==> flow/design.v <==
module ALU(Ain,Bin,ALUop,out,Z);
input [15:0] Ain, Bin;
input [1:0] ALUop;
output [15:0] out;
output Z;
assign out = (ALUop == 2'b00) ? (Ain + Bin) : (ALUop == 2'b01) ? (Ain - Bin) : (ALUop == 2'b10) ? (Ain & Bin) : (~Bin) ;
assign Z =  (out == 16'b0000000000000000) ?  1'b1 : 1'b0;
endmodule
module regfile(data_in,writenum,write,readnum,clk,data_out);
input [15:0] data_in;
input [2:0] writenum, readnum;
input write, clk;
output [15:0] data_out;
reg [15:0] R[7:0];  
reg [15:0] data_out;
always_ff @ (posedge clk)
begin 
if (write)  
    R[writenum] <= data_in;   
end  
assign data_out = R[readnum];  
endmodule
module shifter(in,shift,sout);
input [15:0] in;
input [1:0] shift;
output [15:0] sout;
reg [15:0] sout;
always_comb 
begin 
    if (shift == 2'b00)
        sout = in;
    else if (shift == 2'b01)
        sout = in << 1;
    else if (shift == 2'b10)
        sout = in >> 1;
    else if (shift == 2'b11)
    begin
      sout = in >> 1;
      sout[15] = in[15];
    end 
    else 
    sout = 16'bxxxxxxxxxxxxxxxx;
end 
endmodule
module datapath (clk, writenum, readnum, write, datapath_in, vsel, loada, loadb, loadc, shift, asel, bsel, ALUop, loads, Z_out, datapath_out);
input write, clk, loada, loadb, loadc, asel, bsel, loads, vsel;
input [1:0] ALUop, shift;
input [2:0] writenum, readnum;
input [15:0] datapath_in;
output Z_out;
output [15:0] datapath_out;
wire [15:0] data_in;
reg[15:0] aloaded, in;
wire [15:0] Bin, Ain;
reg Z_out;
reg [15:0] datapath_out;
wire [15:0] data_out, sout, out;
wire Z;
assign data_in = vsel ? datapath_in : datapath_out;  
regfile REGFILE(data_in, writenum, write, readnum, clk, data_out);  
always_ff @(posedge clk)  
begin
if (loada == 1) 
begin
 aloaded <= data_out ;
end
end 
always_ff @(posedge clk)  
begin
if (loadb == 1) 
begin
 in <= data_out ;
end
end 
shifter SHIFTER(in,shift,sout);
assign Bin = bsel ? ({11'b0, datapath_in[4:0]}) : sout ;  
assign Ain = asel ? (16'b0000000000000000) : aloaded ;
ALU alu(Ain,Bin,ALUop,out,Z);  
always_ff @(posedge clk)  
begin
if (loads == 1) 
begin
 Z_out <= Z ;
end
end 
always_ff @(posedge clk)  
begin
if (loadc == 1) 
begin
 datapath_out <= out ;
end
end 
endmodule 
From RTL to reports: datapath
What the tools print for datapath, step after step. Line numbers count from 1 in the design file above. Library cell names are shortened. The mark -- stands for no value.

Design top: datapath. Clock input: clk. Standard-cell library: sky130hd. Library corner: tt_025C_1v80.

Word-level counts
Yosys after proc, flatten, opt, wreduce and memory -nomap, before mapping. Enables and synchronous resets that opt folds into registers are not counted as muxes. Memory bits, and registers merged into a memory's read port (data or address), are not among the register bits. Print and check cells are not counted. Equal cells are merged and count once. Memory sizes are those after Yosys's memory passes, which may raise the word count (mostly to a power of two), join words into wider ones and drop unused or constant bits.

Under output and inout port bits stands 17. Under memory cells stands 1. Bits in writable memories: 128. For bits in registers the number is 49. For input port bits the number is 35. The entry for cells after elaboration reads 32.

Memory list: REGFILE.R (depth 8, bits a word 16, read ports 1, write ports 1, line 14) `reg [15:0] R[7:0];`.

For reduce/logical cells the number is 3. The figure for eq/ne operators is 5. The figure for multiplexer cells is 15. The figure for $add $sub $neg is 2. Under bitwise gates (word level) stands 2.

Operator list (number): 2-to-1 mux 16 bit (10); adder 16 bit (1); subtractor 16 bit (1); bitwise AND 16 bit (1); NOT 16 bit (1); zero test 16 bit (1); 2-to-1 mux 15 bit (1); equality test 2 bit (second input constant) (3); equality test 2 x 1 -> 1 bit (second input constant) (2); zero test 2 bit (2); 2-to-1 mux 3 bit (1); 2-to-1 mux 1 bit (3).

Depth
Longest topological path by Yosys (ltp), each cell counted once; first at word level (registers and memories cut), then after technology mapping (sequential cells cut; the memories' decode and read muxes count).

Depth in word-level cells: 12. ABC_AREA: 0. Under gate-level depth with buffers stands 18. Gate-level depth less buffers: 15.

After synthesis
Yosys stat after the flow's synthesis: flattened, memories mapped to cells. It holds for the ABC_AREA given above (unset counts as 0); a run with the other value may have another netlist.

Cell types: edfxtp_1 (number 177, area in all 5.32E+03 µm²); mux4_2 (number 35, area in all 788.256 µm²); mux2_2 (number 37, area in all 416.65 µm²); ha_1 (number 29, area in all 362.848 µm²); mux2i_1 (number 19, area in all 190.182 µm²); nor2_1 (number 50, area in all 187.68 µm²); a21oi_1 (number 30, area in all 150.144 µm²); nor2b_1 (number 21, area in all 131.376 µm²); nand2_1 (number 33, area in all 123.869 µm²); o21ai_0 (number 23, area in all 115.11 µm²); inv_1 (number 27, area in all 101.347 µm²); clkbuf_1 (number 21, area in all 78.826 µm²); nand3_1 (number 15, area in all 75.072 µm²); nor3_1 (number 14, area in all 70.067 µm²); xnor2_1 (number 8, area in all 70.067 µm²); nand2b_1 (number 10, area in all 62.56 µm²); o211ai_1 (number 7, area in all 52.55 µm²); a21o_1 (number 6, area in all 45.043 µm²).

Other cell types: 50; their cells: 102.

For buffer cells the number is 34. For sequential part of the area the number is 0.0053151 mm². The entry for synthesis area reads 0.0091913 mm². The figure for mapped cells is 664. Under mapped flip-flops stands 177.

By module: a second synthesis without flattening, with its own total; a netlist apart from the flattened one above.

Cells (unflattened synthesis): 688. The entry for area (unflattened synthesis) reads 0.0095442 mm².

Each row is one instance without its submodules.

Modules: regfile (sequential area 0.0038437 mm², times used 1, area 0.0049735 mm², cells 198); ALU (sequential area 0 mm², times used 1, area 0.0022559 mm², cells 336); datapath (sequential area 0.0014714 mm², times used 1, area 0.0019744 mm², cells 102); shifter (sequential area 0 mm², times used 1, area 0.0003403 mm², cells 52).

Worst setup path after synthesis
Path of least setup slack by OpenSTA after synthesis, without wires, with an ideal clock, recovery checks aside; 20% of the period is set as input and as output delay. Where synthesis merged equal registers, the netlist keeps one of their names.

Path type: in2reg. Start point: input shift[0]. End point: register Z_out. Buffers on the path: 1. The figure for required time is 5.330 ns. The entry for clock period reads 5.5 ns. Input delay: 1.100 ns. Arrival time: 5.107 ns. For delay of the path the number is 4.177 ns. The figure for path slack is 0.223 ns. For library setup time the number is 0.170 ns. The figure for launch time at the first pin is 1.100 ns. Stages: 16. Under period reached after synthesis stands 5.277 ns.

"delay of the path" = arrival - input delay + setup time. "stages" counts driving pins, that of a launching flip-flop among them; a cell with two outputs on the path counts twice. "period reached after synthesis" = period - worst setup slack (recovery checks aside). The figure is calculated, with input and output delays left at 20% of the set period. Between the ends stands the longest chain of elaborated cells between them, by number of cells; it is not shown to be the way that was timed. Of several equally long chains one is given. Each line given opens the expression or statement behind the cell; cells for indexed reads and writes are added by Yosys, which also makes memories of some case tables.

Cell sequence: buf_6 or3b_4 a2bb2oi_2 ha_1 inv_1 fa_1 a21o_1 a311oi_1 o22ai_2 o41ai_2 o31ai_1 mux2_4 a211o_1 or4_1 or4_1 nor4_2. For length of the longest elaborated chain the number is 12. Elaborated cells on any way between the ends: 19. Under RTL lines with such cells stands 7. Those cells by class: add/sub: 2; eq/ne: 3; mux: 10; logic: 2; reduce/logical: 2.

Ends and longest elaborated chain, post-synthesis: from (decl) (line 47) `input [1:0] ALUop, shift;`; equality test 2 bit (line 36) `else if (shift == 2'b11)`; 2-to-1 mux 15 bit (line 36); 2-to-1 mux 16 bit (line 34) `else if (shift == 2'b10)`; 2-to-1 mux 16 bit (line 32) `else if (shift == 2'b01)`; 2-to-1 mux 16 bit (line 30) `if (shift == 2'b00)`; 2-to-1 mux 16 bit (line 76) `assign Bin = bsel ? ({11'b0, datapath_in[4:0]}) : sout ;`; NOT 16 bit (line 6) `assign out = (ALUop == 2'b00) ? (Ain + Bin) : (ALUop == 2'b01) ? (Ain - Bin) : (ALUop == 2'b10) ? (Ain & Bin) ...`; 2-to-1 mux 16 bit (3 in a row) (line 6); zero test 16 bit (line 7) `assign Z =  (out == 16'b0000000000000000) ?  1'b1 : 1'b0;`; 2-to-1 mux 1 bit (line 7); to (assign) (line 83) `Z_out <= Z ;`; to (decl) (line 50) `output Z_out;`.

Nets of the timed path that keep an RTL name, with a line that drives or declares them; the list need not be complete.

Nets with RTL names, path post-synthesis (line): alu.out[12] (6).

Worst path after layout
From the final timing report of entry B: the path of least setup slack in the routed layout; clock arrival at registers is part of the times.

Path type: in2reg. Start point: input shift[1]. End point: register Z_out. The figure for launch time at the first pin is 1.86 ns. Input delay: 1.86 ns. The figure for path slack is 2.14 ns. Arrival time: 7.40 ns. The figure for required time is 9.54 ns. The entry for clock period reads 9.29 ns. Buffers on the path: 3. For library setup time the number is 0.17 ns. Stages: 16.

Between the ends stands the longest chain of elaborated cells between them, by number of cells; it is not shown to be the way that was timed. Of several equally long chains one is given.

Cell sequence: clkdlybuf4s50_1 clkbuf_1 inv_1 a211oi_1 ha_1 clkbuf_1 inv_1 o211ai_1 o22ai_2 o41ai_2 o31ai_1 mux2_4 a211o_1 or4_1 or4_1 nor4_2. For length of the longest elaborated chain the number is 12. Elaborated cells on any way between the ends: 19. Under RTL lines with such cells stands 7. Those cells by class: add/sub: 2; eq/ne: 3; mux: 10; logic: 2; reduce/logical: 2.

Ends and longest elaborated chain, post-layout: from (decl) (line 47) `input [1:0] ALUop, shift;`; equality test 2 bit (line 36) `else if (shift == 2'b11)`; 2-to-1 mux 15 bit (line 36); 2-to-1 mux 16 bit (line 34) `else if (shift == 2'b10)`; 2-to-1 mux 16 bit (line 32) `else if (shift == 2'b01)`; 2-to-1 mux 16 bit (line 30) `if (shift == 2'b00)`; 2-to-1 mux 16 bit (line 76) `assign Bin = bsel ? ({11'b0, datapath_in[4:0]}) : sout ;`; NOT 16 bit (line 6) `assign out = (ALUop == 2'b00) ? (Ain + Bin) : (ALUop == 2'b01) ? (Ain - Bin) : (ALUop == 2'b10) ? (Ain & Bin) ...`; 2-to-1 mux 16 bit (3 in a row) (line 6); zero test 16 bit (line 7) `assign Z =  (out == 16'b0000000000000000) ?  1'b1 : 1'b0;`; 2-to-1 mux 1 bit (line 7); to (assign) (line 83) `Z_out <= Z ;`; to (decl) (line 50) `output Z_out;`.

Nets of the timed path that keep an RTL name, with a line that drives or declares them; the list need not be complete.

Nets with RTL names, path post-layout (line): alu.out[12] (6).

Memo
Re: implementation data of datapath

Module datapath, platform sky130hd: 4 stored runs of the flow (Yosys, OpenROAD) with differing settings, in no particular order. Input and output delays are each 20% of the period that was set; the output load is 0.01 pF. "clock period reached" is the run's clock period less its worst setup slack. It is reckoned from that one timing run; input and output delays stay at 20% of the period that was set. "critical path time" is the time allowed to the run's worst setup path (the clock period less input and output delay, where it has them) less its slack. Clock arrival times count: a late capture clock shortens it, a late launch clock lengthens it.

Files of entry A:
==> flow/run.sh <==
#!/bin/bash
# the make line also repeats the synthesis and layout settings of config.mk as NAME=value (left out here)
make -C /OpenROAD-flow-scripts/flow DESIGN_CONFIG=/design/flow/config.mk WORK_HOME=/design/flow/orfs CLKGATE_MAP_FILE= finish
==> flow/config.mk <==
export PLATFORM = sky130hd
export DESIGN_NAME = datapath
export DESIGN_NICKNAME = datapath
export VERILOG_FILES = /design/flow/design.v
export SDC_FILE = /design/flow/constraint.sdc
export NUM_CORES = 4
export LEC_CHECK = 0
export ABC_AREA = 1
export CAP_MARGIN = 20
export CELL_PAD_IN_SITES_DETAIL_PLACEMENT = 2
export CELL_PAD_IN_SITES_GLOBAL_PLACEMENT = 3
export CORE_MARGIN = 7
export CORE_UTILIZATION = 59
export PLACE_DENSITY_LB_ADDON = 0.26
export SETUP_SLACK_MARGIN = 0.61
export SLEW_MARGIN = 20
==> flow/constraint.sdc <==
create_clock -name core_clock -period 6.06 [get_ports {clk}]
set_input_delay 1.2120 -clock core_clock [delete_from_list [all_inputs] [get_ports {clk}]]
set_output_delay 1.2120 -clock core_clock [all_outputs]
set_load 0.01 [all_outputs]

Outcome of entry A: unfinished; error FLW-0024 in placement.

Files of entry B:
==> flow/run.sh <==
#!/bin/bash
# the make line also repeats the synthesis and layout settings of config.mk as NAME=value (left out here)
make -C /OpenROAD-flow-scripts/flow DESIGN_CONFIG=/design/flow/config.mk WORK_HOME=/design/flow/orfs CLKGATE_MAP_FILE= finish
==> flow/config.mk <==
export PLATFORM = sky130hd
export DESIGN_NAME = datapath
export DESIGN_NICKNAME = datapath
export VERILOG_FILES = /design/flow/design.v
export SDC_FILE = /design/flow/constraint.sdc
export NUM_CORES = 4
export LEC_CHECK = 0
export CAP_MARGIN = 25
export CORE_MARGIN = 2
export CORE_UTILIZATION = 39
export GPL_ROUTABILITY_DRIVEN = 0
export GPL_TIMING_DRIVEN = 0
export MAX_ROUTING_LAYER = met5
export PLACE_DENSITY_LB_ADDON = 0.05
export SLEW_MARGIN = 25
==> flow/constraint.sdc <==
create_clock -name core_clock -period 9.29 [get_ports {clk}]
set_input_delay 1.8580 -clock core_clock [delete_from_list [all_inputs] [get_ports {clk}]]
set_output_delay 1.8580 -clock core_clock [all_outputs]
set_load 0.01 [all_outputs]

Results of entry B. The total negative slack reads 0.000 ns. The measured clock period reached is 7.152 ns. For the standard-cell area after layout the run shows 0.0107728 mm². The netlist area reported by Yosys stands at 0.0091913 mm². For the critical path time the run shows 5.29 ns. Worst path kind: in2reg. The worst setup slack after layout reads 2.138 ns. The die footprint stands at 0.024811 mm².

Files of entry C:
==> flow/run.sh <==
#!/bin/bash
# the make line also repeats the synthesis and layout settings of config.mk as NAME=value (left out here)
make -C /OpenROAD-flow-scripts/flow DESIGN_CONFIG=/design/flow/config.mk WORK_HOME=/design/flow/orfs CLKGATE_MAP_FILE= finish
==> flow/config.mk <==
export PLATFORM = sky130hd
export DESIGN_NAME = datapath
export DESIGN_NICKNAME = datapath
export VERILOG_FILES = /design/flow/design.v
export SDC_FILE = /design/flow/constraint.sdc
export NUM_CORES = 4
export LEC_CHECK = 0
export CAP_MARGIN = 35
export CORE_ASPECT_RATIO = 0.61
export CORE_MARGIN = 10
export CORE_UTILIZATION = 18
export CTS_CLUSTER_DIAMETER = 254
export GPL_ROUTABILITY_DRIVEN = 0
export MAX_ROUTING_LAYER = met5
export MIN_ROUTING_LAYER = met2
export PLACE_DENSITY_LB_ADDON = 0.22
export SETUP_SLACK_MARGIN = -0.35
export SLEW_MARGIN = 5
==> flow/constraint.sdc <==
create_clock -name core_clock -period 5.65 [get_ports {clk}]
set_input_delay 1.1300 -clock core_clock [delete_from_list [all_inputs] [get_ports {clk}]]
set_output_delay 1.1300 -clock core_clock [all_outputs]
set_load 0.01 [all_outputs]

Results of entry C. The worst setup slack after layout reads -0.131 ns. For the standard-cell area after layout the run shows 0.0117137 mm². For the critical path time the run shows 4.65 ns. Worst path kind: in2reg. The total negative slack reads -0.244 ns. The measured clock period reached is 5.781 ns. The netlist area reported by Yosys stands at 0.0091913 mm². The die footprint stands at 0.0607793 mm².

Files of entry D:
==> flow/run.sh <==
#!/bin/bash
# the make line also repeats the synthesis and layout settings of config.mk as NAME=value (left out here)
make -C /OpenROAD-flow-scripts/flow DESIGN_CONFIG=/design/flow/config.mk WORK_HOME=/design/flow/orfs CLKGATE_MAP_FILE= finish
==> flow/config.mk <==
export PLATFORM = sky130hd
export DESIGN_NAME = datapath
export DESIGN_NICKNAME = datapath
export VERILOG_FILES = /design/flow/design.v
export SDC_FILE = /design/flow/constraint.sdc
export NUM_CORES = 4
export LEC_CHECK = 0
export ABC_AREA = 1
export CAP_MARGIN = 20
export CORE_ASPECT_RATIO = 1.43
export CORE_MARGIN = 2
export CORE_UTILIZATION = 40
export SLEW_MARGIN = 40
==> flow/constraint.sdc <==
create_clock -name core_clock -period 5.5 [get_ports {clk}]
set_input_delay 1.1000 -clock core_clock [delete_from_list [all_inputs] [get_ports {clk}]]
set_output_delay 1.1000 -clock core_clock [all_outputs]
set_load 0.01 [all_outputs]

Results of entry D. The netlist area reported by Yosys stands at 0.0093615 mm². For the critical path time the run shows 3.31 ns. Worst path kind: in2reg. The total negative slack reads 0.000 ns. The worst setup slack after layout reads 1.092 ns. The measured clock period reached is 4.408 ns. For the standard-cell area after layout the run shows 0.0108554 mm². The die footprint stands at 0.024663 mm².
